==> flow/design.v <==
`timescale 1ns / 1ps
module score(
	 score,
	 grid, ai, opponent, clk
    );
output [8:0] score;
input [83:0] grid;
input [6:0] ai;
input [6:0] opponent;
input clk;
reg [8:0] score_r;
assign score = score_r;
wire clk;
wire [2:0] aithrees;
wire aifour;
reg aivert;
wire aihoriz;
reg [3:0] aihoriz_r;
assign aihoriz = |aihoriz_r;
wire aidiagup;
reg [3:0] aidiagup_r;
assign aidiagup = |aidiagup_r;
wire aidiagdown;
reg [3:0] aidiagdown_r;
assign aidiagdown = |aidiagdown_r;
assign aifour = aivert | aihoriz | aidiagup | aidiagdown;
reg aivert3;
reg [2:0] aihoriz3_r;
reg [2:0] aidiagup3_r;
reg [2:0] aidiagdown3_r;
assign aithrees = aihoriz3_r[2] + aihoriz3_r[1] + aihoriz3_r[0] + aidiagup3_r[2] + aidiagup3_r[1] + aidiagup3_r[0] + aidiagdown3_r[2] + aidiagdown3_r[1] + aidiagdown3_r[0] + aivert3;
wire [2:0] opponentthrees;
wire opponentfour;
reg opponentvert;
wire opponenthoriz;
reg [3:0] opponenthoriz_r;
assign opponenthoriz = |opponenthoriz_r;
wire opponentdiagup;
reg [3:0] opponentdiagup_r;
assign opponentdiagup = |opponentdiagup_r;
wire opponentdiagdown;
reg [3:0] opponentdiagdown_r;
assign opponentdiagdown = |opponentdiagdown_r;
assign opponentfour = opponentvert | opponenthoriz | opponentdiagup | opponentdiagdown;
reg opponentvert3;
reg [2:0] opponenthoriz3_r;
reg [2:0] opponentdiagup3_r;
reg [2:0] opponentdiagdown3_r;
assign opponentthrees = opponenthoriz3_r[2] + opponenthoriz3_r[1] + opponenthoriz3_r[0] + opponentdiagup3_r[2] + opponentdiagup3_r[1] + opponentdiagup3_r[0] + opponentdiagdown3_r[2] + opponentdiagdown3_r[1] + opponentdiagdown3_r[0] + opponentvert3;
always @ (*)
  begin
    if(ai > 41)
	 begin
	   aivert = grid[ai + 1  - 1] & grid[ai + 1  - 15] & grid[ai + 1  - 29] & grid[ai + 1  - 43];
	 end
	 else
	 begin
	   aivert = 0;
	 end
	 if(ai == 83 || ai == 69 || ai == 55 || ai == 41 || ai == 27 || ai == 13)
	 begin
	   aihoriz_r[0] = grid[ai + 1  - 1] & grid[ai + 1  - 3] & grid[ai + 1  - 5] & grid[ai + 1  - 7];
	   aihoriz_r[3:1] = 0;
	 end
	 else if(ai == 81 || ai == 67 || ai == 53 || ai == 39 || ai == 25 || ai == 11)
	 begin
		aihoriz_r[0] = grid[ai + 1  - 1] & grid[ai + 1  - 3] & grid[ai + 1  - 5] & grid[ai + 1  - 7];
	   aihoriz_r[1] = grid[ai + 1  - 1] & grid[ai + 1  - 3] & grid[ai + 1  - 5] & grid[ai + 1  + 1];
      aihoriz_r[3:2] = 0;
    end
	 else if(ai == 79 || ai == 65 || ai == 51 || ai == 37 || ai == 23 || ai == 9)
	 begin
		aihoriz_r[0] = grid[ai + 1  - 1] & grid[ai + 1  - 3] & grid[ai + 1  - 5] & grid[ai + 1  - 7];
	   aihoriz_r[1] = grid[ai + 1  - 1] & grid[ai + 1  - 3] & grid[ai + 1  - 5] & grid[ai + 1  + 1];
      aihoriz_r[2] = grid[ai + 1  - 1] & grid[ai + 1  - 3] & grid[ai + 1  + 3] & grid[ai + 1  + 1];
		aihoriz_r[3] = 0;
    end
	 else if(ai == 77 || ai == 63 || ai == 49 || ai == 35 || ai == 21 || ai == 7)
	 begin
		aihoriz_r[0] = grid[ai + 1  - 1] & grid[ai + 1  - 3] & grid[ai + 1  - 5] & grid[ai + 1  - 7];
	   aihoriz_r[1] = grid[ai + 1  - 1] & grid[ai + 1  - 3] & grid[ai + 1  - 5] & grid[ai + 1  + 1];
      aihoriz_r[2] = grid[ai + 1  - 1] & grid[ai + 1  - 3] & grid[ai + 1  + 3] & grid[ai + 1  + 1];
		aihoriz_r[3] = grid[ai + 1  - 1] & grid[ai + 1  + 5] & grid[ai + 1  + 3] & grid[ai + 1  + 1];
    end
	 else if(ai == 75 || ai == 61 || ai == 47 || ai == 33 || ai == 19 || ai == 5)
    begin
		aihoriz_r[0] = 0;
	   aihoriz_r[1] = grid[ai + 1  - 1] & grid[ai + 1  - 3] & grid[ai + 1  - 5] & grid[ai + 1  + 1];
      aihoriz_r[2] = grid[ai + 1  - 1] & grid[ai + 1  - 3] & grid[ai + 1  + 3] & grid[ai + 1  + 1];
		aihoriz_r[3] = grid[ai + 1  - 1] & grid[ai + 1  + 5] & grid[ai + 1  + 3] & grid[ai + 1  + 1];
    end
	 else if(ai == 73 || ai == 59 || ai == 45 || ai == 31 || ai == 17 || ai == 3)
	 begin
		aihoriz_r[1:0] = 0;     
	   aihoriz_r[2] = grid[ai + 1  - 1] & grid[ai + 1  - 3] & grid[ai + 1  + 3] & grid[ai + 1  + 1];
		aihoriz_r[3] = grid[ai + 1  - 1] & grid[ai + 1  + 5] & grid[ai + 1  + 3] & grid[ai + 1  + 1];
    end
	 else if(ai == 71 || ai == 57 || ai == 43 || ai == 29 || ai == 15 || ai == 1)
	 begin  
		aihoriz_r[2:0] = 0;
		aihoriz_r[3] = grid[ai + 1  - 1] & grid[ai + 1  + 5] & grid[ai + 1  + 3] & grid[ai + 1  + 1];
    end
	 else
	 begin
	   aihoriz_r = 0;
	 end
	 if(ai == 77 || ai == 75|| ai == 73 || ai == 71 || ai == 57 || ai == 43)
	 begin
	   aidiagup_r[0] = grid[ai + 1  - 1] & grid[ai + 1  - 13] & grid[ai + 1  - 25] & grid[ai + 1  - 37];
	   aidiagup_r[3:1] = 0;
	 end
	 else if(ai == 63 || ai == 61 || ai == 59 || ai == 45)
	 begin
	   aidiagup_r[0] = grid[ai + 1  - 1] & grid[ai + 1  - 13] & grid[ai + 1  - 25] & grid[ai + 1  - 37];
	   aidiagup_r[1] = grid[ai + 1  - 1] & grid[ai + 1  - 13] & grid[ai + 1  - 25] & grid[ai + 1  + 11];
      aidiagup_r[3:2] = 0;
    end
	 else if(ai == 49 || ai == 47)
	 begin
	   aidiagup_r[0] = grid[ai + 1  - 1] & grid[ai + 1  - 13] & grid[ai + 1  - 25] & grid[ai + 1  - 37];
	   aidiagup_r[1] = grid[ai + 1  - 1] & grid[ai + 1  - 13] & grid[ai + 1  - 25] & grid[ai + 1  + 11];
      aidiagup_r[2] = grid[ai + 1  - 1] & grid[ai + 1  - 13] & grid[ai + 1  + 23] & grid[ai + 1  + 11];
      aidiagup_r[3] = 0;
	 end
	 else if(ai == 13 || ai == 11 || ai == 9 || ai == 7 || ai == 27 || ai == 41)
	 begin
		aidiagup_r[0] = 0;
	   aidiagup_r[1] = 0;
      aidiagup_r[2] = 0;
      aidiagup_r[3] = grid[ai + 1  - 1] & grid[ai + 1  + 35] & grid[ai + 1  + 23] & grid[ai + 1  + 11];
	 end
	 else if(ai == 25 || ai == 23 || ai == 21 || ai == 39)
	 begin
	   aidiagup_r[0] = 0;
	   aidiagup_r[1] = 0;
      aidiagup_r[2] = grid[ai + 1  - 1] & grid[ai + 1  - 13] & grid[ai + 1  + 23] & grid[ai + 1  + 11];
      aidiagup_r[3] = grid[ai + 1  - 1] & grid[ai + 1  + 35] & grid[ai + 1  + 23] & grid[ai + 1  + 11];
	 end
	 else if(ai == 37 || ai == 35)
	 begin
	   aidiagup_r[0] = 0;
	   aidiagup_r[1] = grid[ai + 1  - 1] & grid[ai + 1  - 13] & grid[ai + 1  - 25] & grid[ai + 1  + 11];
      aidiagup_r[2] = grid[ai + 1  - 1] & grid[ai + 1  - 13] & grid[ai + 1  + 23] & grid[ai + 1  + 11];
      aidiagup_r[3] = grid[ai + 1  - 1] & grid[ai + 1  + 35] & grid[ai + 1  + 23] & grid[ai + 1  + 11];
	 end
	 else if(ai == 51 || ai == 33)
	 begin
	   aidiagup_r[0] = 0;
	   aidiagup_r[1] = grid[ai + 1  - 1] & grid[ai + 1  - 13] & grid[ai + 1  - 25] & grid[ai + 1  + 11];
      aidiagup_r[2] = grid[ai + 1  - 1] & grid[ai + 1  - 13] & grid[ai + 1  + 23] & grid[ai + 1  + 11];
      aidiagup_r[3] = 0;
	 end
	 else if(ai == 19 || ai == 53)
	 begin
	   aidiagup_r[0] = 0;
	   aidiagup_r[1] = 0;
      aidiagup_r[2] = grid[ai + 1  - 1] & grid[ai + 1  - 13] & grid[ai + 1  + 23] & grid[ai + 1  + 11];
      aidiagup_r[3] = 0;
	 end
	 else if(ai == 65 || ai == 31)
	 begin
	   aidiagup_r[0] = 0;
	   aidiagup_r[1] = grid[ai + 1  - 1] & grid[ai + 1  - 13] & grid[ai + 1  - 25] & grid[ai + 1  + 11];
      aidiagup_r[2] = 0;
      aidiagup_r[3] = 0;    
	 end
	 else
	 begin
	   aidiagup_r = 0;
	 end
	 if(ai == 7 || ai == 5 || ai == 3 || ai == 1 || ai == 15 || ai == 29)
	 begin
	   aidiagdown_r[0] = grid[ai + 1  - 1] & grid[ai + 1  + 15] & grid[ai + 1  + 31] & grid[ai + 1  + 47];
	   aidiagdown_r[3:1] = 0;
	 end
	 else if(ai == 21 || ai == 19 || ai == 17 || ai == 31)
	 begin
      aidiagdown_r[0] = grid[ai + 1  - 1] & grid[ai + 1  + 15] & grid[ai + 1  + 31] & grid[ai + 1  + 47];
	   aidiagdown_r[1] = grid[ai + 1  - 1] & grid[ai + 1  + 15] & grid[ai + 1  + 31] & grid[ai + 1  - 17];
      aidiagdown_r[3:2] = 0;
    end
	 else if(ai == 35 || ai == 33)
	 begin
	   aidiagdown_r[0] = grid[ai + 1  - 1] & grid[ai + 1  + 15] & grid[ai + 1  + 31] & grid[ai + 1  + 47];
	   aidiagdown_r[1] = grid[ai + 1  - 1] & grid[ai + 1  + 15] & grid[ai + 1  + 31] & grid[ai + 1  - 17];
      aidiagdown_r[2] = grid[ai + 1  - 1] & grid[ai + 1  + 15] & grid[ai + 1  - 33] & grid[ai + 1  - 17];
	   aidiagdown_r[3] = 0;
	 end
	 else if(ai == 83 || ai == 81 || ai == 79 || ai == 77 || ai == 69 || ai == 55)
	 begin
		aidiagdown_r[0] = 0;
	   aidiagdown_r[1] = 0;
      aidiagdown_r[2] = 0;
      aidiagdown_r[3] = grid[ai + 1  - 1] & grid[ai + 1  - 49] & grid[ai + 1  - 33] & grid[ai + 1  - 17];
    end
	 else if(ai == 67 || ai == 65 || ai == 63 || ai == 53)
	 begin
	   aidiagdown_r[0] = 0;
	   aidiagdown_r[1] = 0;
      aidiagdown_r[2] = grid[ai + 1  - 1] & grid[ai + 1  + 15] & grid[ai + 1  - 33] & grid[ai + 1  - 17];
	   aidiagdown_r[3] = grid[ai + 1  - 1] & grid[ai + 1  - 49] & grid[ai + 1  - 33] & grid[ai + 1  - 17];
	 end
	 else if(ai == 51 || ai == 49)
	 begin
	   aidiagdown_r[0] = 0;
      aidiagdown_r[1] = grid[ai + 1  - 1] & grid[ai + 1  + 15] & grid[ai + 1  + 31] & grid[ai + 1  - 17];
      aidiagdown_r[2] = grid[ai + 1  - 1] & grid[ai + 1  + 15] & grid[ai + 1  - 33] & grid[ai + 1  - 17];
      aidiagdown_r[3] = grid[ai + 1  - 1] & grid[ai + 1  - 49] & grid[ai + 1  - 33] & grid[ai + 1  - 17];
	 end
	 else if(ai == 37 || ai == 47)
	 begin
	   aidiagdown_r[0] = 0;
      aidiagdown_r[1] = grid[ai + 1  - 1] & grid[ai + 1  + 15] & grid[ai + 1  + 31] & grid[ai + 1  - 17];
      aidiagdown_r[2] = grid[ai + 1  - 1] & grid[ai + 1  + 15] & grid[ai + 1  - 33] & grid[ai + 1  - 17];
      aidiagdown_r[3] = 0;
	 end
	 else if(ai == 61 || ai == 39)
	 begin
	   aidiagdown_r[0] = 0;
	   aidiagdown_r[1] = 0;
      aidiagdown_r[2] = grid[ai + 1  - 1] & grid[ai + 1  + 15] & grid[ai + 1  - 33] & grid[ai + 1  - 17];
      aidiagdown_r[3] = 0;
	 end
	 else if(ai == 23 || ai == 45)
	 begin
	   aidiagdown_r[0] = 0;
      aidiagdown_r[1] = grid[ai + 1  - 1] & grid[ai + 1  + 15] & grid[ai + 1  + 31] & grid[ai + 1  - 17];
      aidiagdown_r[2] = 0;
      aidiagdown_r[3] = 0;    
	 end
	 else
	 begin
	   aidiagdown_r = 0;
	 end
    if(ai > 27)
	 begin
	   aivert3 = grid[ai + 1  - 1] & grid[ai + 1  - 15] & grid[ai + 1  - 29];
	 end
	 else
	 begin
	   aivert3 = 0;
	 end
	 if(ai == 83 || ai == 69 || ai == 55 || ai == 41 || ai == 27 || ai == 13)
	 begin
	   aihoriz3_r[0] = grid[ai + 1  - 1] & grid[ai + 1  - 3] & grid[ai + 1  - 5];
	   aihoriz3_r[2:1] = 0;
	 end
	 else if(ai == 81 || ai == 67 || ai == 53 || ai == 39 || ai == 25 || ai == 11)
	 begin
		aihoriz3_r[0] = grid[ai + 1  - 1] & grid[ai + 1  - 3] & grid[ai + 1  - 5];
	   aihoriz3_r[1] = grid[ai + 1  - 1] & grid[ai + 1  - 3] & grid[ai + 1  + 1];
      aihoriz3_r[2] = 0;
    end
	 else if(ai == 79 || ai == 65 || ai == 51 || ai == 37 || ai == 23 || ai == 9 || ai == 77 || ai == 63 || ai == 49 || ai == 35 || ai == 21 || ai == 7 || ai == 75 || ai == 61 || ai == 47 || ai == 33 || ai == 19 || ai == 5)
	 begin
		aihoriz3_r[0] = grid[ai + 1  - 1] & grid[ai + 1  - 3] & grid[ai + 1  - 5];
	   aihoriz3_r[1] = grid[ai + 1  - 1] & grid[ai + 1  - 3] & grid[ai + 1  + 1];
      aihoriz3_r[2] = grid[ai + 1  - 1] & grid[ai + 1  + 3] & grid[ai + 1  + 1];
    end
	 else if(ai == 73 || ai == 59 || ai == 45 || ai == 31 || ai == 17 || ai == 3)
	 begin
		aihoriz3_r[0] = 0;     
	   aihoriz3_r[1] = grid[ai + 1  - 1] & grid[ai + 1  - 3] & grid[ai + 1  + 1];
      aihoriz3_r[2] = grid[ai + 1  - 1] & grid[ai + 1  + 3] & grid[ai + 1  + 1];
    end
	 else if(ai == 71 || ai == 57 || ai == 43 || ai == 29 || ai == 15 || ai == 1)
	 begin  
		aihoriz3_r[1:0] = 0;
		aihoriz3_r[2] = grid[ai + 1  - 1] & grid[ai + 1  + 3] & grid[ai + 1  + 1];
    end
	 else
	 begin
	   aihoriz3_r = 0;
	 end
	 if(ai == 79 || ai == 77 || ai == 75|| ai == 73 || ai == 71 || ai == 57 || ai == 43 || ai == 29)
	 begin
	   aidiagup3_r[0] = grid[ai + 1  - 1] & grid[ai + 1  - 13] & grid[ai + 1  - 25];
	   aidiagup3_r[2:1] = 0;
	 end
	 else if(ai == 65 || ai == 63 || ai == 61 || ai == 59 || ai == 45 || ai == 31)
	 begin
	   aidiagup3_r[0] = grid[ai + 1  - 1] & grid[ai + 1  - 13] & grid[ai + 1  - 25];
	   aidiagup3_r[1] = grid[ai + 1  - 1] & grid[ai + 1  - 13] & grid[ai + 1  + 11];
      aidiagup3_r[2] = 0;
    end
	 else if(ai == 51 || ai == 49 || ai == 47 || ai == 37 || ai == 35 || ai == 33)
	 begin
	   aidiagup3_r[0] = grid[ai + 1  - 1] & grid[ai + 1  - 13] & grid[ai + 1  - 25];
	   aidiagup3_r[1] = grid[ai + 1  - 1] & grid[ai + 1  - 13] & grid[ai + 1  + 11];
      aidiagup3_r[2] = grid[ai + 1  - 1] & grid[ai + 1  + 23] & grid[ai + 1  + 11];
	 end
	 else if(ai == 13 || ai == 11 || ai == 9 || ai == 7 || ai == 5 || ai == 27 || ai == 41 || ai == 55)
	 begin
		aidiagup3_r[0] = 0;
	   aidiagup3_r[1] = 0;
      aidiagup3_r[2] = grid[ai + 1  - 1] & grid[ai + 1  + 23] & grid[ai + 1  + 11];
	 end
	 else if(ai == 25 || ai == 23 || ai == 21 || ai == 19 || ai == 39 ||ai == 53)
	 begin
	   aidiagup3_r[0] = 0;
	   aidiagup3_r[1] = grid[ai + 1  - 1] & grid[ai + 1  - 13] & grid[ai + 1  + 11];
      aidiagup3_r[2] = grid[ai + 1  - 1] & grid[ai + 1  + 23] & grid[ai + 1  + 11];
	 end
	 else if(ai == 17 || ai == 67)
	 begin
	   aidiagup3_r[0] = 0;
	   aidiagup3_r[1] = grid[ai + 1  - 1] & grid[ai + 1  - 13] & grid[ai + 1  + 11];
      aidiagup3_r[2] = 0;
	 end
	 else
	 begin
	   aidiagup3_r = 0;
	 end
	 if(ai == 9 || ai == 7 || ai == 5|| ai == 3 || ai == 1 || ai == 15 || ai == 29 || ai == 43)
	 begin
	 	aidiagdown3_r[0] = grid[ai + 1  - 1] & grid[ai + 1  + 15] & grid[ai + 1  + 31];
	   aidiagdown3_r[2:1] = 0;
	 end
	 else if(ai == 23 || ai == 21 || ai == 19 || ai == 17 || ai == 31 || ai == 45)
	 begin
	 	aidiagdown3_r[0] = grid[ai + 1  - 1] & grid[ai + 1  + 15] & grid[ai + 1  + 31];
	   aidiagdown3_r[1] = grid[ai + 1  - 1] & grid[ai + 1  + 15] & grid[ai + 1  - 17];
      aidiagdown3_r[2] = 0;
    end
	 else if(ai == 51 || ai == 49 || ai == 47 || ai == 37 || ai == 35 || ai == 33)
	 begin
	 	aidiagdown3_r[0] = grid[ai + 1  - 1] & grid[ai + 1  + 15] & grid[ai + 1  + 31];
	   aidiagdown3_r[1] = grid[ai + 1  - 1] & grid[ai + 1  + 15] & grid[ai + 1  - 17];
      aidiagdown3_r[2] = grid[ai + 1  - 1] & grid[ai + 1  - 33] & grid[ai + 1  - 17];
	 end
	 else if(ai == 83 || ai == 81 || ai == 79 || ai == 77 || ai == 75 || ai == 69 || ai == 55 || ai == 41)
	 begin
		aidiagdown3_r[0] = 0;
	   aidiagdown3_r[1] = 0;
      aidiagdown3_r[2] = grid[ai + 1  - 1] & grid[ai + 1  - 33] & grid[ai + 1  - 17];
	 end
	 else if(ai == 67 || ai == 65 || ai == 63 || ai == 61 || ai == 53 ||ai == 39)
	 begin
	   aidiagdown3_r[0] = 0;
	   aidiagdown3_r[1] = grid[ai + 1  - 1] & grid[ai + 1  + 15] & grid[ai + 1  - 17];
      aidiagdown3_r[2] = grid[ai + 1  - 1] & grid[ai + 1  - 33] & grid[ai + 1  - 17];
	 end
	 else if(ai == 59 || ai == 25)
	 begin
	   aidiagdown3_r[0] = 0;
	   aidiagdown3_r[1] = grid[ai + 1  - 1] & grid[ai + 1  + 15] & grid[ai + 1  - 17];
      aidiagdown3_r[2] = 0;
	 end
	 else
	 begin
	   aidiagdown3_r = 0;
	 end
    if(opponent + 1 > 41)
	 begin
	   opponentvert = grid[opponent + 1 - 1] & grid[opponent + 1 - 15] & grid[opponent + 1 - 29] & grid[opponent + 1 - 43];
	 end
	 else
	 begin
	   opponentvert = 0;
	 end
	 if(opponent + 1 == 83 || opponent + 1 == 69 || opponent + 1 == 55 || opponent + 1 == 41 || opponent + 1 == 27 || opponent + 1 == 13)
	 begin
	   opponenthoriz_r[0] = grid[opponent + 1 - 1] & grid[opponent + 1 - 3] & grid[opponent + 1 - 5] & grid[opponent + 1 - 7];
	   opponenthoriz_r[3:1] = 0;
	 end
	 else if(opponent + 1 == 81 || opponent + 1 == 67 || opponent + 1 == 53 || opponent + 1 == 39 || opponent + 1 == 25 || opponent + 1 == 11)
	 begin
		opponenthoriz_r[0] = grid[opponent + 1 - 1] & grid[opponent + 1 - 3] & grid[opponent + 1 - 5] & grid[opponent + 1 - 7];
	   opponenthoriz_r[1] = grid[opponent + 1 - 1] & grid[opponent + 1 - 3] & grid[opponent + 1 - 5] & grid[opponent + 1 + 1];
      opponenthoriz_r[3:2] = 0;
    end
	 else if(opponent + 1 == 79 || opponent + 1 == 65 || opponent + 1 == 51 || opponent + 1 == 37 || opponent + 1 == 23 || opponent + 1 == 9)
	 begin
		opponenthoriz_r[0] = grid[opponent + 1 - 1] & grid[opponent + 1 - 3] & grid[opponent + 1 - 5] & grid[opponent + 1 - 7];
	   opponenthoriz_r[1] = grid[opponent + 1 - 1] & grid[opponent + 1 - 3] & grid[opponent + 1 - 5] & grid[opponent + 1 + 1];
      opponenthoriz_r[2] = grid[opponent + 1 - 1] & grid[opponent + 1 - 3] & grid[opponent + 1 + 3] & grid[opponent + 1 + 1];
		opponenthoriz_r[3] = 0;
    end
	 else if(opponent + 1 == 77 || opponent + 1 == 63 || opponent + 1 == 49 || opponent + 1 == 35 || opponent + 1 == 21 || opponent + 1 == 7)
	 begin
		opponenthoriz_r[0] = grid[opponent + 1 - 1] & grid[opponent + 1 - 3] & grid[opponent + 1 - 5] & grid[opponent + 1 - 7];
	   opponenthoriz_r[1] = grid[opponent + 1 - 1] & grid[opponent + 1 - 3] & grid[opponent + 1 - 5] & grid[opponent + 1 + 1];
      opponenthoriz_r[2] = grid[opponent + 1 - 1] & grid[opponent + 1 - 3] & grid[opponent + 1 + 3] & grid[opponent + 1 + 1];
		opponenthoriz_r[3] = grid[opponent + 1 - 1] & grid[opponent + 1 + 5] & grid[opponent + 1 + 3] & grid[opponent + 1 + 1];
    end
	 else if(opponent + 1 == 75 || opponent + 1 == 61 || opponent + 1 == 47 || opponent + 1 == 33 || opponent + 1 == 19 || opponent + 1 == 5)
    begin
		opponenthoriz_r[0] = 0;
	   opponenthoriz_r[1] = grid[opponent + 1 - 1] & grid[opponent + 1 - 3] & grid[opponent + 1 - 5] & grid[opponent + 1 + 1];
      opponenthoriz_r[2] = grid[opponent + 1 - 1] & grid[opponent + 1 - 3] & grid[opponent + 1 + 3] & grid[opponent + 1 + 1];
		opponenthoriz_r[3] = grid[opponent + 1 - 1] & grid[opponent + 1 + 5] & grid[opponent + 1 + 3] & grid[opponent + 1 + 1];
    end
	 else if(opponent + 1 == 73 || opponent + 1 == 59 || opponent + 1 == 45 || opponent + 1 == 31 || opponent + 1 == 17 || opponent + 1 == 3)
	 begin
		opponenthoriz_r[1:0] = 0;     
	   opponenthoriz_r[2] = grid[opponent + 1 - 1] & grid[opponent + 1 - 3] & grid[opponent + 1 + 3] & grid[opponent + 1 + 1];
		opponenthoriz_r[3] = grid[opponent + 1 - 1] & grid[opponent + 1 + 5] & grid[opponent + 1 + 3] & grid[opponent + 1 + 1];
    end
	 else if(opponent + 1 == 71 || opponent + 1 == 57 || opponent + 1 == 43 || opponent + 1 == 29 || opponent + 1 == 15 || opponent + 1 == 1)
	 begin  
		opponenthoriz_r[2:0] = 0;
		opponenthoriz_r[3] = grid[opponent + 1 - 1] & grid[opponent + 1 + 5] & grid[opponent + 1 + 3] & grid[opponent + 1 + 1];
    end
	 else
	 begin
	   opponenthoriz_r = 0;
	 end
	 if(opponent + 1 == 77 || opponent + 1 == 75|| opponent + 1 == 73 || opponent + 1 == 71 || opponent + 1 == 57 || opponent + 1 == 43)
	 begin
	   opponentdiagup_r[0] = grid[opponent + 1 - 1] & grid[opponent + 1 - 13] & grid[opponent + 1 - 25] & grid[opponent + 1 - 37];
	   opponentdiagup_r[3:1] = 0;
	 end
	 else if(opponent + 1 == 63 || opponent + 1 == 61 || opponent + 1 == 59 || opponent + 1 == 45)
	 begin
	   opponentdiagup_r[0] = grid[opponent + 1 - 1] & grid[opponent + 1 - 13] & grid[opponent + 1 - 25] & grid[opponent + 1 - 37];
	   opponentdiagup_r[1] = grid[opponent + 1 - 1] & grid[opponent + 1 - 13] & grid[opponent + 1 - 25] & grid[opponent + 1 + 11];
      opponentdiagup_r[3:2] = 0;
    end
	 else if(opponent + 1 == 49 || opponent + 1 == 47)
	 begin
	   opponentdiagup_r[0] = grid[opponent + 1 - 1] & grid[opponent + 1 - 13] & grid[opponent + 1 - 25] & grid[opponent + 1 - 37];
	   opponentdiagup_r[1] = grid[opponent + 1 - 1] & grid[opponent + 1 - 13] & grid[opponent + 1 - 25] & grid[opponent + 1 + 11];
      opponentdiagup_r[2] = grid[opponent + 1 - 1] & grid[opponent + 1 - 13] & grid[opponent + 1 + 23] & grid[opponent + 1 + 11];
      opponentdiagup_r[3] = 0;
	 end
	 else if(opponent + 1 == 13 || opponent + 1 == 11 || opponent + 1 == 9 || opponent + 1 == 7 || opponent + 1 == 27 || opponent + 1 == 41)
	 begin
		opponentdiagup_r[0] = 0;
	   opponentdiagup_r[1] = 0;
      opponentdiagup_r[2] = 0;
      opponentdiagup_r[3] = grid[opponent + 1 - 1] & grid[opponent + 1 + 35] & grid[opponent + 1 + 23] & grid[opponent + 1 + 11];
	 end
	 else if(opponent + 1 == 25 || opponent + 1 == 23 || opponent + 1 == 21 || opponent + 1 == 39)
	 begin
	   opponentdiagup_r[0] = 0;
	   opponentdiagup_r[1] = 0;
      opponentdiagup_r[2] = grid[opponent + 1 - 1] & grid[opponent + 1 - 13] & grid[opponent + 1 + 23] & grid[opponent + 1 + 11];
      opponentdiagup_r[3] = grid[opponent + 1 - 1] & grid[opponent + 1 + 35] & grid[opponent + 1 + 23] & grid[opponent + 1 + 11];
	 end
	 else if(opponent + 1 == 37 || opponent + 1 == 35)
	 begin
	   opponentdiagup_r[0] = 0;
	   opponentdiagup_r[1] = grid[opponent + 1 - 1] & grid[opponent + 1 - 13] & grid[opponent + 1 - 25] & grid[opponent + 1 + 11];
      opponentdiagup_r[2] = grid[opponent + 1 - 1] & grid[opponent + 1 - 13] & grid[opponent + 1 + 23] & grid[opponent + 1 + 11];
      opponentdiagup_r[3] = grid[opponent + 1 - 1] & grid[opponent + 1 + 35] & grid[opponent + 1 + 23] & grid[opponent + 1 + 11];
	 end
	 else if(opponent + 1 == 51 || opponent + 1 == 33)
	 begin
	   opponentdiagup_r[0] = 0;
	   opponentdiagup_r[1] = grid[opponent + 1 - 1] & grid[opponent + 1 - 13] & grid[opponent + 1 - 25] & grid[opponent + 1 + 11];
      opponentdiagup_r[2] = grid[opponent + 1 - 1] & grid[opponent + 1 - 13] & grid[opponent + 1 + 23] & grid[opponent + 1 + 11];
      opponentdiagup_r[3] = 0;
	 end
	 else if(opponent + 1 == 19 || opponent + 1 == 53)
	 begin
	   opponentdiagup_r[0] = 0;
	   opponentdiagup_r[1] = 0;
      opponentdiagup_r[2] = grid[opponent + 1 - 1] & grid[opponent + 1 - 13] & grid[opponent + 1 + 23] & grid[opponent + 1 + 11];
      opponentdiagup_r[3] = 0;
	 end
	 else if(opponent + 1 == 65 || opponent + 1 == 31)
	 begin
	   opponentdiagup_r[0] = 0;
	   opponentdiagup_r[1] = grid[opponent + 1 - 1] & grid[opponent + 1 - 13] & grid[opponent + 1 - 25] & grid[opponent + 1 + 11];
      opponentdiagup_r[2] = 0;
      opponentdiagup_r[3] = 0;    
	 end
	 else
	 begin
	   opponentdiagup_r = 0;
	 end
	 if(opponent + 1 == 7 || opponent + 1 == 5 || opponent + 1 == 3 || opponent + 1 == 1 || opponent + 1 == 15 || opponent + 1 == 29)
	 begin
	   opponentdiagdown_r[0] = grid[opponent + 1 - 1] & grid[opponent + 1 + 15] & grid[opponent + 1 + 31] & grid[opponent + 1 + 47];
	   opponentdiagdown_r[3:1] = 0;
	 end
	 else if(opponent + 1 == 21 || opponent + 1 == 19 || opponent + 1 == 17 || opponent + 1 == 31)
	 begin
      opponentdiagdown_r[0] = grid[opponent + 1 - 1] & grid[opponent + 1 + 15] & grid[opponent + 1 + 31] & grid[opponent + 1 + 47];
	   opponentdiagdown_r[1] = grid[opponent + 1 - 1] & grid[opponent + 1 + 15] & grid[opponent + 1 + 31] & grid[opponent + 1 - 17];
      opponentdiagdown_r[3:2] = 0;
    end
	 else if(opponent + 1 == 35 || opponent + 1 == 33)
	 begin
	   opponentdiagdown_r[0] = grid[opponent + 1 - 1] & grid[opponent + 1 + 15] & grid[opponent + 1 + 31] & grid[opponent + 1 + 47];
	   opponentdiagdown_r[1] = grid[opponent + 1 - 1] & grid[opponent + 1 + 15] & grid[opponent + 1 + 31] & grid[opponent + 1 - 17];
      opponentdiagdown_r[2] = grid[opponent + 1 - 1] & grid[opponent + 1 + 15] & grid[opponent + 1 - 33] & grid[opponent + 1 - 17];
	   opponentdiagdown_r[3] = 0;
	 end
	 else if(opponent + 1 == 83 || opponent + 1 == 81 || opponent + 1 == 79 || opponent + 1 == 77 || opponent + 1 == 69 || opponent + 1 == 55)
	 begin
		opponentdiagdown_r[0] = 0;
	   opponentdiagdown_r[1] = 0;
      opponentdiagdown_r[2] = 0;
      opponentdiagdown_r[3] = grid[opponent + 1 - 1] & grid[opponent + 1 - 49] & grid[opponent + 1 - 33] & grid[opponent + 1 - 17];
    end
	 else if(opponent + 1 == 67 || opponent + 1 == 65 || opponent + 1 == 63 || opponent + 1 == 53)
	 begin
	   opponentdiagdown_r[0] = 0;
	   opponentdiagdown_r[1] = 0;
      opponentdiagdown_r[2] = grid[opponent + 1 - 1] & grid[opponent + 1 + 15] & grid[opponent + 1 - 33] & grid[opponent + 1 - 17];
	   opponentdiagdown_r[3] = grid[opponent + 1 - 1] & grid[opponent + 1 - 49] & grid[opponent + 1 - 33] & grid[opponent + 1 - 17];
	 end
	 else if(opponent + 1 == 51 || opponent + 1 == 49)
	 begin
	   opponentdiagdown_r[0] = 0;
      opponentdiagdown_r[1] = grid[opponent + 1 - 1] & grid[opponent + 1 + 15] & grid[opponent + 1 + 31] & grid[opponent + 1 - 17];
      opponentdiagdown_r[2] = grid[opponent + 1 - 1] & grid[opponent + 1 + 15] & grid[opponent + 1 - 33] & grid[opponent + 1 - 17];
      opponentdiagdown_r[3] = grid[opponent + 1 - 1] & grid[opponent + 1 - 49] & grid[opponent + 1 - 33] & grid[opponent + 1 - 17];
	 end
	 else if(opponent + 1 == 37 || opponent + 1 == 47)
	 begin
	   opponentdiagdown_r[0] = 0;
      opponentdiagdown_r[1] = grid[opponent + 1 - 1] & grid[opponent + 1 + 15] & grid[opponent + 1 + 31] & grid[opponent + 1 - 17];
      opponentdiagdown_r[2] = grid[opponent + 1 - 1] & grid[opponent + 1 + 15] & grid[opponent + 1 - 33] & grid[opponent + 1 - 17];
      opponentdiagdown_r[3] = 0;
	 end
	 else if(opponent + 1 == 61 || opponent + 1 == 39)
	 begin
	   opponentdiagdown_r[0] = 0;
	   opponentdiagdown_r[1] = 0;
      opponentdiagdown_r[2] = grid[opponent + 1 - 1] & grid[opponent + 1 + 15] & grid[opponent + 1 - 33] & grid[opponent + 1 - 17];
      opponentdiagdown_r[3] = 0;
	 end
	 else if(opponent + 1 == 23 || opponent + 1 == 45)
	 begin
	   opponentdiagdown_r[0] = 0;
      opponentdiagdown_r[1] = grid[opponent + 1 - 1] & grid[opponent + 1 + 15] & grid[opponent + 1 + 31] & grid[opponent + 1 - 17];
      opponentdiagdown_r[2] = 0;
      opponentdiagdown_r[3] = 0;    
	 end
	 else
	 begin
	   opponentdiagdown_r = 0;
	 end
    if(opponent + 1 > 27)
	 begin
	   opponentvert3 = grid[opponent + 1 - 1] & grid[opponent + 1 - 15] & grid[opponent + 1 - 29];
	 end
	 else
	 begin
	   opponentvert3 = 0;
	 end
	 if(opponent + 1 == 83 || opponent + 1 == 69 || opponent + 1 == 55 || opponent + 1 == 41 || opponent + 1 == 27 || opponent + 1 == 13)
	 begin
	   opponenthoriz3_r[0] = grid[opponent + 1 - 1] & grid[opponent + 1 - 3] & grid[opponent + 1 - 5];
	   opponenthoriz3_r[2:1] = 0;
	 end
	 else if(opponent + 1 == 81 || opponent + 1 == 67 || opponent + 1 == 53 || opponent + 1 == 39 || opponent + 1 == 25 || opponent + 1 == 11)
	 begin
		opponenthoriz3_r[0] = grid[opponent + 1 - 1] & grid[opponent + 1 - 3] & grid[opponent + 1 - 5];
	   opponenthoriz3_r[1] = grid[opponent + 1 - 1] & grid[opponent + 1 - 3] & grid[opponent + 1 + 1];
      opponenthoriz3_r[2] = 0;
    end
	 else if(opponent + 1 == 79 || opponent + 1 == 65 || opponent + 1 == 51 || opponent + 1 == 37 || opponent + 1 == 23 || opponent + 1 == 9 || opponent + 1 == 77 || opponent + 1 == 63 || opponent + 1 == 49 || opponent + 1 == 35 || opponent + 1 == 21 || opponent + 1 == 7 || opponent + 1 == 75 || opponent + 1 == 61 || opponent + 1 == 47 || opponent + 1 == 33 || opponent + 1 == 19 || opponent + 1 == 5)
	 begin
		opponenthoriz3_r[0] = grid[opponent + 1 - 1] & grid[opponent + 1 - 3] & grid[opponent + 1 - 5];
	   opponenthoriz3_r[1] = grid[opponent + 1 - 1] & grid[opponent + 1 - 3] & grid[opponent + 1 + 1];
      opponenthoriz3_r[2] = grid[opponent + 1 - 1] & grid[opponent + 1 + 3] & grid[opponent + 1 + 1];
    end
	 else if(opponent + 1 == 73 || opponent + 1 == 59 || opponent + 1 == 45 || opponent + 1 == 31 || opponent + 1 == 17 || opponent + 1 == 3)
	 begin
		opponenthoriz3_r[0] = 0;     
	   opponenthoriz3_r[1] = grid[opponent + 1 - 1] & grid[opponent + 1 - 3] & grid[opponent + 1 + 1];
      opponenthoriz3_r[2] = grid[opponent + 1 - 1] & grid[opponent + 1 + 3] & grid[opponent + 1 + 1];
    end
	 else if(opponent + 1 == 71 || opponent + 1 == 57 || opponent + 1 == 43 || opponent + 1 == 29 || opponent + 1 == 15 || opponent + 1 == 1)
	 begin  
		opponenthoriz3_r[1:0] = 0;
		opponenthoriz3_r[2] = grid[opponent + 1 - 1] & grid[opponent + 1 + 3] & grid[opponent + 1 + 1];
    end
	 else
	 begin
	   opponenthoriz3_r = 0;
	 end
	 if(opponent + 1 == 79 || opponent + 1 == 77 || opponent + 1 == 75|| opponent + 1 == 73 || opponent + 1 == 71 || opponent + 1 == 57 || opponent + 1 == 43 || opponent + 1 == 29)
	 begin
	   opponentdiagup3_r[0] = grid[opponent + 1 - 1] & grid[opponent + 1 - 13] & grid[opponent + 1 - 25];
	   opponentdiagup3_r[2:1] = 0;
	 end
	 else if(opponent + 1 == 65 || opponent + 1 == 63 || opponent + 1 == 61 || opponent + 1 == 59 || opponent + 1 == 45 || opponent + 1 == 31)
	 begin
	   opponentdiagup3_r[0] = grid[opponent + 1 - 1] & grid[opponent + 1 - 13] & grid[opponent + 1 - 25];
	   opponentdiagup3_r[1] = grid[opponent + 1 - 1] & grid[opponent + 1 - 13] & grid[opponent + 1 + 11];
      opponentdiagup3_r[2] = 0;
    end
	 else if(opponent + 1 == 51 || opponent + 1 == 49 || opponent + 1 == 47 || opponent + 1 == 37 || opponent + 1 == 35 || opponent + 1 == 33)
	 begin
	   opponentdiagup3_r[0] = grid[opponent + 1 - 1] & grid[opponent + 1 - 13] & grid[opponent + 1 - 25];
	   opponentdiagup3_r[1] = grid[opponent + 1 - 1] & grid[opponent + 1 - 13] & grid[opponent + 1 + 11];
      opponentdiagup3_r[2] = grid[opponent + 1 - 1] & grid[opponent + 1 + 23] & grid[opponent + 1 + 11];
	 end
	 else if(opponent + 1 == 13 || opponent + 1 == 11 || opponent + 1 == 9 || opponent + 1 == 7 || opponent + 1 == 5 || opponent + 1 == 27 || opponent + 1 == 41 || opponent + 1 == 55)
	 begin
		opponentdiagup3_r[0] = 0;
	   opponentdiagup3_r[1] = 0;
      opponentdiagup3_r[2] = grid[opponent + 1 - 1] & grid[opponent + 1 + 23] & grid[opponent + 1 + 11];
	 end
	 else if(opponent + 1 == 25 || opponent + 1 == 23 || opponent + 1 == 21 || opponent + 1 == 19 || opponent + 1 == 39 ||opponent + 1 == 53)
	 begin
	   opponentdiagup3_r[0] = 0;
	   opponentdiagup3_r[1] = grid[opponent + 1 - 1] & grid[opponent + 1 - 13] & grid[opponent + 1 + 11];
      opponentdiagup3_r[2] = grid[opponent + 1 - 1] & grid[opponent + 1 + 23] & grid[opponent + 1 + 11];
	 end
	 else if(opponent + 1 == 17 || opponent + 1 == 67)
	 begin
	   opponentdiagup3_r[0] = 0;
	   opponentdiagup3_r[1] = grid[opponent + 1 - 1] & grid[opponent + 1 - 13] & grid[opponent + 1 + 11];
      opponentdiagup3_r[2] = 0;
	 end
	 else
	 begin
	   opponentdiagup3_r = 0;
	 end
	 if(opponent + 1 == 9 || opponent + 1 == 7 || opponent + 1 == 5|| opponent + 1 == 3 || opponent + 1 == 1 || opponent + 1 == 15 || opponent + 1 == 29 || opponent + 1 == 43)
	 begin
	 	opponentdiagdown3_r[0] = grid[opponent + 1 - 1] & grid[opponent + 1 + 15] & grid[opponent + 1 + 31];
	   opponentdiagdown3_r[2:1] = 0;
	 end
	 else if(opponent + 1 == 23 || opponent + 1 == 21 || opponent + 1 == 19 || opponent + 1 == 17 || opponent + 1 == 31 || opponent + 1 == 45)
	 begin
	 	opponentdiagdown3_r[0] = grid[opponent + 1 - 1] & grid[opponent + 1 + 15] & grid[opponent + 1 + 31];
	   opponentdiagdown3_r[1] = grid[opponent + 1 - 1] & grid[opponent + 1 + 15] & grid[opponent + 1 - 17];
      opponentdiagdown3_r[2] = 0;
    end
	 else if(opponent + 1 == 51 || opponent + 1 == 49 || opponent + 1 == 47 || opponent + 1 == 37 || opponent + 1 == 35 || opponent + 1 == 33)
	 begin
	 	opponentdiagdown3_r[0] = grid[opponent + 1 - 1] & grid[opponent + 1 + 15] & grid[opponent + 1 + 31];
	   opponentdiagdown3_r[1] = grid[opponent + 1 - 1] & grid[opponent + 1 + 15] & grid[opponent + 1 - 17];
      opponentdiagdown3_r[2] = grid[opponent + 1 - 1] & grid[opponent + 1 - 33] & grid[opponent + 1 - 17];
	 end
	 else if(opponent + 1 == 83 || opponent + 1 == 81 || opponent + 1 == 79 || opponent + 1 == 77 || opponent + 1 == 75 || opponent + 1 == 69 || opponent + 1 == 55 || opponent + 1 == 41)
	 begin
		opponentdiagdown3_r[0] = 0;
	   opponentdiagdown3_r[1] = 0;
      opponentdiagdown3_r[2] = grid[opponent + 1 - 1] & grid[opponent + 1 - 33] & grid[opponent + 1 - 17];
	 end
	 else if(opponent + 1 == 67 || opponent + 1 == 65 || opponent + 1 == 63 || opponent + 1 == 61 || opponent + 1 == 53 ||opponent + 1 == 39)
	 begin
	   opponentdiagdown3_r[0] = 0;
	   opponentdiagdown3_r[1] = grid[opponent + 1 - 1] & grid[opponent + 1 + 15] & grid[opponent + 1 - 17];
      opponentdiagdown3_r[2] = grid[opponent + 1 - 1] & grid[opponent + 1 - 33] & grid[opponent + 1 - 17];
	 end
	 else if(opponent + 1 == 59 || opponent + 1 == 25)
	 begin
	   opponentdiagdown3_r[0] = 0;
	   opponentdiagdown3_r[1] = grid[opponent + 1 - 1] & grid[opponent + 1 + 15] & grid[opponent + 1 - 17];
      opponentdiagdown3_r[2] = 0;
	 end
	 else
	 begin
	   opponentdiagdown3_r = 0;
	 end
	 if(aifour)
	 begin
	   score_r = 9'b111111111;
	 end
	 else if(opponentfour)
	 begin
	   score_r = 0;
	 end
	 else
	 begin
	   if (ai % 14 > 7)
		begin
		  score_r = (200 + 10 * aithrees - 10 * opponentthrees + 14 - (ai % 14))% 512;
		end
		else
	   begin
		  score_r = (200 + 10 * aithrees - 10 * opponentthrees + ai % 14) % 512;
		end   
	 end
  end
endmodule
`timescale 1ns / 1ps
module minimax(
   opt, move,
   grid, column_counts, player, sw, clk
);
input [83:0] grid;
input [20:0] column_counts;
input player;
input sw;
input clk;
output [6:0] opt;
output move;
reg [83:0] grid_copy;
reg [83:0] grid_copy_2;
reg aimoved;
reg opponentmoved;
reg [6:0] ai;
reg [6:0] opponent;
reg [2:0] index;
reg move_r;
assign move = move_r;
reg initial_score;
reg [6:0] count;  
reg [2:0] column;
reg [6:0] opt_r;
assign opt = opt_r;
wire [8:0] optscore;
reg [8:0] optscore_r;
assign optscore = optscore_r;
wire [8:0] score;
wire [8:0] curscore;
reg [8:0] curscore_r;
assign curscore = curscore_r;
score score_(
   .score (score),
   .grid (grid_copy_2), .ai (ai), .opponent (opponent), .clk (clk)
    );
always @(posedge clk)
begin
  if (player == 0 || !sw)
  begin
    count = 0;
    move_r = 0;
    optscore_r = 0;
    opt_r = 1;
	 curscore_r = 0;
  end
  else if (count == 105)
  begin
    if(curscore >= optscore && aimoved)
    begin
      opt_r = ai;
      optscore_r = curscore_r;
    end
    move_r = 1;
    count = (count + 1) % 128;
  end
  else if (count > 105)
  begin
    move_r = 0;
  end
  else if (count % 15 == 0)
  begin
    if(count == 0)
    begin
      optscore_r = 0;
    end
    else if(curscore >= optscore && aimoved)
    begin
      opt_r = ai;
      optscore_r = curscore_r;
    end
	 initial_score = 1;
    if(column_counts[(count / 15)*3 + 2-:3] < 6)
    begin
	   column = (count / 15) % 8;
      grid_copy = grid;
      grid_copy[13 - (count / 15)*2 + column_counts[(count / 15)*3 + 2-:3] * 14-:2] = 2'b10;
      aimoved = 1;
      ai = (13 - (count / 15)*2 + column_counts[(count / 15)*3 + 2-:3] * 14) % 128;
    end
    else
    begin
      grid_copy = grid;
      aimoved = 0;
      ai = 1;
		column = 0;
    end
    count = (count + 1) % 128;
  end
  else if ((count % 15) % 2 == 1)
  begin
    if(aimoved)
	   begin
      if(column_counts[(((count % 15) - 1)/2)* 3 +2-:3] < 6 && (((count % 15) - 1)/2) != column)
      begin
        grid_copy_2 = grid_copy;
        grid_copy_2[14 - (count % 15) + column_counts[(((count % 15) - 1)/2)* 3 + 2-:3] * 14-:2] = 2'b01;
        opponentmoved = 1;
        opponent = (13 - (count % 15) + column_counts[(((count % 15) - 1)/2)* 3 + 2-:3] * 14)% 128;
      end
	   else if (ai < 70 && (((count % 15) - 1)/2) == column)
	   begin
	     grid_copy_2 = grid_copy;
        grid_copy_2[ai + 14-:2] = 2'b01;
        opponentmoved = 1;
        opponent = (ai + 13)% 128;
	   end
      else
      begin
        grid_copy_2 = grid_copy;
        opponentmoved = 0;
        opponent = 0;
      end
	 end
	 else
	 begin
	   grid_copy_2 = grid_copy;
      opponentmoved = 0;
      opponent = 0;
	 end
    count = (count + 1) % 128;
  end
  else
  begin
    if ((score < curscore || initial_score) && aimoved && opponentmoved)
    begin
      curscore_r = score;
		initial_score = 0;
    end
    count = (count + 1) % 128;
  end
end
endmodule
[From RTL to reports: minimax]
Tool output for the design above, in the order of the flow.
Lines are those of the file above, counted from 1.
Cell names lack the library's common part.
Not given: n/a
Set-up
  top module: minimax
  clock port: clk
  standard-cell library: sky130hd
  timing corner: tt_025C_1v80

[After elaboration]
Source: Yosys, flattened and elaborated, memories not mapped. Widths are those after wreduce. Registers that Yosys merges into a memory's read port (data or address) are not register bits. Print and check cells do not count. Equal cells are merged and count once.
Cells by class
  add/subtract/negate cells: 94
  multiply operators: 6
  divide/modulo/power cells: 3
  order comparisons: 11
  eq/ne operators: 90
  shifts and indexed selects: 52
  muxes and demuxes: 236
  bitwise operators: 99
  reduce/logical cells: 291
Operators by type and width (count)
  indexed select 84 x 32 -> 1 bit: 44
  == test 32 x 6 -> 1 bit with constant B: 16
  variable shift 2 x 33 -> 84 bit with constant A: 4
  2-to-1 mux 84 bit: 4
  == test 32 x 7 -> 1 bit with constant B: 10
  logical OR 1 bit: 268
  == test 32 x 5 -> 1 bit with constant B: 8
  subtractor 32 x 6 -> 32 bit with constant B: 8
  modulo 7 x 4 -> 32 bit with constant B: 2
  bitwise AND 84 bit: 3
  OR 84 bit: 3
  NOT 84 bit: 3
  2-to-1 mux 1 bit: 197
  adder 32 x 1 -> 32 bit with constant B: 6
  subtractor 32 x 2 -> 32 bit with constant B: 6
  subtractor 32 x 5 -> 32 bit with constant B: 6
  variable shift 1 x 33 -> 84 bit with constant A: 2
  adder 32 x 2 -> 32 bit with constant B: 4
  subtractor 32 x 3 -> 32 bit with constant B: 4
  adder 32 x 4 -> 32 bit with constant B: 4
  subtractor 32 x 4 -> 32 bit with constant B: 4
  == test 32 x 4 -> 1 bit with constant B: 4
  adder 32 x 5 -> 32 bit with constant B: 4
  adder 32 x 6 -> 32 bit with constant B: 4
  divider 7 x 4 -> 32 bit with constant B: 1
  == test 7 x 6 -> 1 bit with constant B: 16
  negation 32 -> 33 bit: 3
  subtractor 32 x 1 -> 32 bit with constant B: 3
Not listed: further kinds 63, cells in them 241.
Bit counts
  register bits: 221
  input bits: 108
  output and inout port bits: 8
  cells after elaboration: 895

[Logic depth]
Depth = most cells in a row (Yosys ltp): at word level without a register or memory, in the mapped netlist without a sequential cell, where the memories' decode and read muxes count.
Logic depth
  depth in word-level cells: 44
  ABC_AREA: 0
  gate-level depth with buffers: 59
  gate-level depth less buffers: 52

[Mapped cells and area]
The flow's flattened synthesis, as Yosys stat reports it; memories are mapped. The netlist is that of the ABC_AREA named above (0 if unset); the other value can give another one.
Cells by type
  edfxtp_1: count 187, total area 5.62E+03 um2
  mux4_2: count 96, total area 2.16E+03 um2
  ha_1: count 140, total area 1751.68 um2
  o21ai_0: count 262, total area 1.31E+03 um2
  nand2_1: count 339, total area 1272.47 um2
  xnor2_1: count 144, total area 1261.21 um2
  nor2_1: count 327, total area 1.23E+03 um2
  a21oi_1: count 230, total area 1.15E+03 um2
  mux2i_1: count 112, total area 1.12E+03 um2
  mux4_1: count 26, total area 683.155 um2
  dfxtp_1: count 32, total area 640.614 um2
  nor3_1: count 124, total area 620.595 um2
  inv_1: count 146, total area 548.026 um2
  mux2_2: count 48, total area 540.518 um2
  clkbuf_1: count 142, total area 533.011 um2
  nand3_1: count 99, total area 495.475 um2
  fa_1: count 24, total area 480.461 um2
  a211oi_1: count 62, total area 465.446 um2
Not listed: further types 96, cells in them 1030.
Mapped netlist
  cells in the netlist: 3570
  chip area (Yosys): 29519.6 um2
  area of sequential cells: 6256.0 um2
  flip-flops: 219
  buffer cells: 227
By module: a second synthesis without flattening, with its own total; a netlist apart from the flattened one above.
Unflattened totals
  cell total of the unflattened synthesis: 3814
  area total of the unflattened synthesis: 31149.9 um2
Rows give one instance, submodules left out.
By module
  minimax: times used 1, cells 1654, area 15713.8 um2, sequential area 6256.0 um2
  (name not given): times used 1, cells 2160, area 15436.1 um2, sequential area 0.0 um2

[Worst setup path after synthesis]
Path of least setup slack by OpenSTA after synthesis, without wires, with an ideal clock, recovery checks aside; 20% of the period is set as input and as output delay. Where synthesis merged equal registers, the netlist keeps one of their names.
Timing after synthesis
  path kind: reg-to-reg
  start point: reg ai[1]
  end point: reg (name not given)
  period: 11.0 ns
  setup time: 0.072 ns
  time at the first pin: 0.000 ns
  arrival: 12.698 ns
  required time: 10.928 ns
  path slack: -1.770 ns
  delay of the path: 12.770 ns
  stages on the path: 55
  buffers on the path: 9
  synthesis period reached: 12.77 ns
"delay of the path" is the arrival time less input delay plus setup time.
"stages on the path" counts driving pins, that of a launching flip-flop among them; a cell with two outputs on the path counts twice.
"synthesis period reached" is the clock period less the worst setup slack; recovery checks do not enter. This is arithmetic on one report: input and output delays are still those of the set period (20% each).
On the way, after synthesis
  cells stage by stage: edfxtp_1 clkbuf_1 inv_1 clkbuf_1 clkbuf_1 clkbuf_1 clkbuf_1 ha_1 clkbuf_1 buf_1 clkinv_1 ha_1 o21a_1 o21a_1 nor2_1 mux4_2 o32ai_1 nor2_1 [19 not listed] inv_1 nor2_1 nor2_1 o21bai_1 a21oi_1 xnor2_1 mux2i_1 xnor2_1 o21ai_0 ha_1 a21oi_1 o21ai_0 a21oi_1 a31o_1 buf_6 and2_4 buf_6 mux2i_1
  elaborated cells between the ends (all ways): 396
  those cells by class: add/sub (37); mul (1); div (1); compare (4); eq/ne (42); shift (22); mux (107); logic (42); reduce/logical (140)
RTL lines, path after synthesis
  start: declaration: line 691  | reg [6:0] ai;
  start: assignment: line 754  | ai = (13 - (count / 15)*2 + column_counts[(count / 15)*3 + 2-:3] * 14) % 128;
  start: assignment: line 760  | ai = 1;
  end: assignment: line 720
  end: assignment: line 802
  end: declaration: line 706
No chain of elaborated cells between the ends is given.

[Worst path after layout]
Path of least setup slack in the final report of record 1 (OpenROAD, finished layout, wires in). Where an end is a register, its clock arrival counts in the times.
Timing after layout
  path kind: reg-to-reg
  start point: reg count[3]
  end point: reg grid_copy_2[76]
  period: 10.7 ns
  setup time: 0.20 ns
  time at the first pin: 0.53 ns
  arrival: 10.83 ns
  required time: 11.05 ns
  path slack: 0.22 ns
  stages on the path: 51
  buffers on the path: 5
The rows between start and end are the longest chain of elaborated cells between them; the timing report does not say that the signal goes this way. Where chains are equally long, one stands for them.
Each line given opens the expression or statement behind the cell; cells for indexed reads and writes are added by Yosys, which also makes memories of some case tables.
A register here has more assigning lines than the two given.
Lines with a computed index may be missing from the assigning lines.
Ways into the end's enable are left out, as the timed path ends at the data pin.
On the way, after layout
  cells stage by stage: dfxtp_2 nand3_2 inv_2 ha_4 nor2b_4 nand4_1 o211ai_1 ha_2 o21ai_0 a31o_2 a311oi_4 mux2i_2 nand2_1 nor2_2 mux2i_2 ha_4 nand2_4 nor3_4 [15 not listed] ha_1 ha_4 inv_2 o21bai_1 a21oi_2 buf_4 xor2_2 and3_1 nand4_1 o21ai_2 a22oi_2 buf_6 nand2_4 buf_6 nor3_1 buf_4 a211oi_2 nor3_2
  length of the longest elaborated chain: 18
  elaborated cells between the ends (all ways): 26
  those cells by class: add/sub (9); mul (2); div (1); compare (1); eq/ne (2); shift (3); mux (3); logic (3); reduce/logical (2)
RTL lines, path after layout
  start: declaration: line 697  | reg [6:0] count;
  start: assignment: line 730  | count = (count + 1) % 128;
  start: assignment: line 763  | count = (count + 1) % 128;
  modulo 7 x 4 -> 32 bit: line 772  | grid_copy_2[14 - (count % 15) + column_counts[(((count % 15) - 1)/2)* 3 + 2-:3] * 14-:2] = 2'b01;
  subtractor 32 x 1 -> 32 bit: line 772
  multiplier 31 x 2 -> 32 bit: line 772
  adder 32 x 2 -> 32 bit: line 772
  adder 32 x 1 -> 32 bit: line 772
  subtractor 32 x 2 -> 32 bit: line 772
  indexed select 21 x 32 -> 3 bit: line 772
  [4 not listed]
  negation 32 -> 33 bit: line 772
  variable shift 2 x 33 -> 84 bit: line 772
  NOT 84 bit: line 772
  bitwise AND 84 bit: line 772
  OR 84 bit: line 772
  2-to-1 mux 84 bit: line 769  | if(column_counts[(((count % 15) - 1)/2)* 3 +2-:3] < 6 && (((count % 15) - 1)/2) != column)
  2-to-1 mux 84 bit: line 767  | if(aimoved)
  end: assignment: line 771  | grid_copy_2 = grid_copy;
  end: assignment: line 778  | grid_copy_2 = grid_copy;
  end: declaration: line 688  | reg [83:0] grid_copy_2;

FLOW RESULTS
============

5 stored runs of minimax in the flow (synthesis by Yosys, layout by OpenROAD, sky130hd cells), in arbitrary order. Constraints: input delay and output delay 20% of the set period each, output load 0.01 pF.
"finish__power__total" rests on the timing tool's default activity at the inputs, not on a simulated workload.

settings of record 1
{
  "CORE_UTILIZATION": 65,
  "period_ns": 10.7,
  "CAP_MARGIN": 20,
  "CORE_MARGIN": 2,
  "SLEW_MARGIN": 20
}
report of record 1
yosys chip area after synthesis (um^2): 29519.6
finish__design__die__area: 47134.6
finish__design__instance__utilization: 0.7954
finish__timing__setup__ws: 0.217
finish__timing__hold__ws: 0.491
finish__power__total: 5.396e-03

settings of record 2
{
  "period_ns": 14.1,
  "CAP_MARGIN": 20,
  "CORE_MARGIN": 2,
  "CORE_UTILIZATION": 40,
  "SLEW_MARGIN": 20
}
report of record 2
yosys chip area after synthesis (um^2): 29519.6
finish__design__die__area: 75988.4
finish__design__instance__utilization: 0.4415
finish__timing__setup__ws: 0.785
finish__timing__hold__ws: 0.488
finish__power__total: 3.430e-03

settings of record 3
{
  "ABC_AREA": 0,
  "CELL_PAD_IN_SITES_DETAIL_PLACEMENT": 1,
  "CELL_PAD_IN_SITES_GLOBAL_PLACEMENT": 1,
  "CORE_ASPECT_RATIO": 1.13,
  "CORE_MARGIN": 7,
  "CORE_UTILIZATION": 25,
  "CTS_CLUSTER_DIAMETER": 205,
  "GPL_ROUTABILITY_DRIVEN": 0,
  "GPL_TIMING_DRIVEN": 1,
  "MIN_ROUTING_LAYER": "met2",
  "PLACE_DENSITY_LB_ADDON": 0.14,
  "SETUP_SLACK_MARGIN": 0.55,
  "SLEW_MARGIN": 10,
  "period_ns": 16.9,
  "CAP_MARGIN": 20
}
report of record 3
yosys chip area after synthesis (um^2): 29519.6
finish__design__die__area: 127914.0
finish__design__instance__utilization: 0.2824
finish__timing__setup__ws: 1.597
finish__timing__hold__ws: 0.483
finish__power__total: 3.045e-03

settings of record 4
{
  "SETUP_SLACK_MARGIN": -0.47,
  "period_ns": 10.7,
  "CAP_MARGIN": 20,
  "CORE_MARGIN": 2,
  "CORE_UTILIZATION": 40,
  "SLEW_MARGIN": 20
}
report of record 4
yosys chip area after synthesis (um^2): 29519.6
finish__design__die__area: 75988.4
finish__design__instance__utilization: 0.5090
finish__timing__setup__ws: -0.020
finish__timing__hold__ws: 0.483
finish__power__total: 5.317e-03

settings of record 5
{
  "ABC_AREA": 1,
  "CELL_PAD_IN_SITES_DETAIL_PLACEMENT": 1,
  "CELL_PAD_IN_SITES_GLOBAL_PLACEMENT": 3,
  "CORE_ASPECT_RATIO": 1.13,
  "CORE_UTILIZATION": 15,
  "CTS_CLUSTER_DIAMETER": 136,
  "GPL_TIMING_DRIVEN": 1,
  "PLACE_DENSITY_LB_ADDON": 0.14,
  "SETUP_SLACK_MARGIN": 0.12,
  "SLEW_MARGIN": 25,
  "period_ns": 9.33,
  "CAP_MARGIN": 20,
  "CORE_MARGIN": 2
}
report of record 5
yosys chip area after synthesis (um^2): 28247.1
finish__design__die__area: 191806.0
finish__design__instance__utilization: 0.2525
finish__timing__setup__ws: -0.703
finish__timing__hold__ws: 0.461
finish__power__total: 1.129e-02
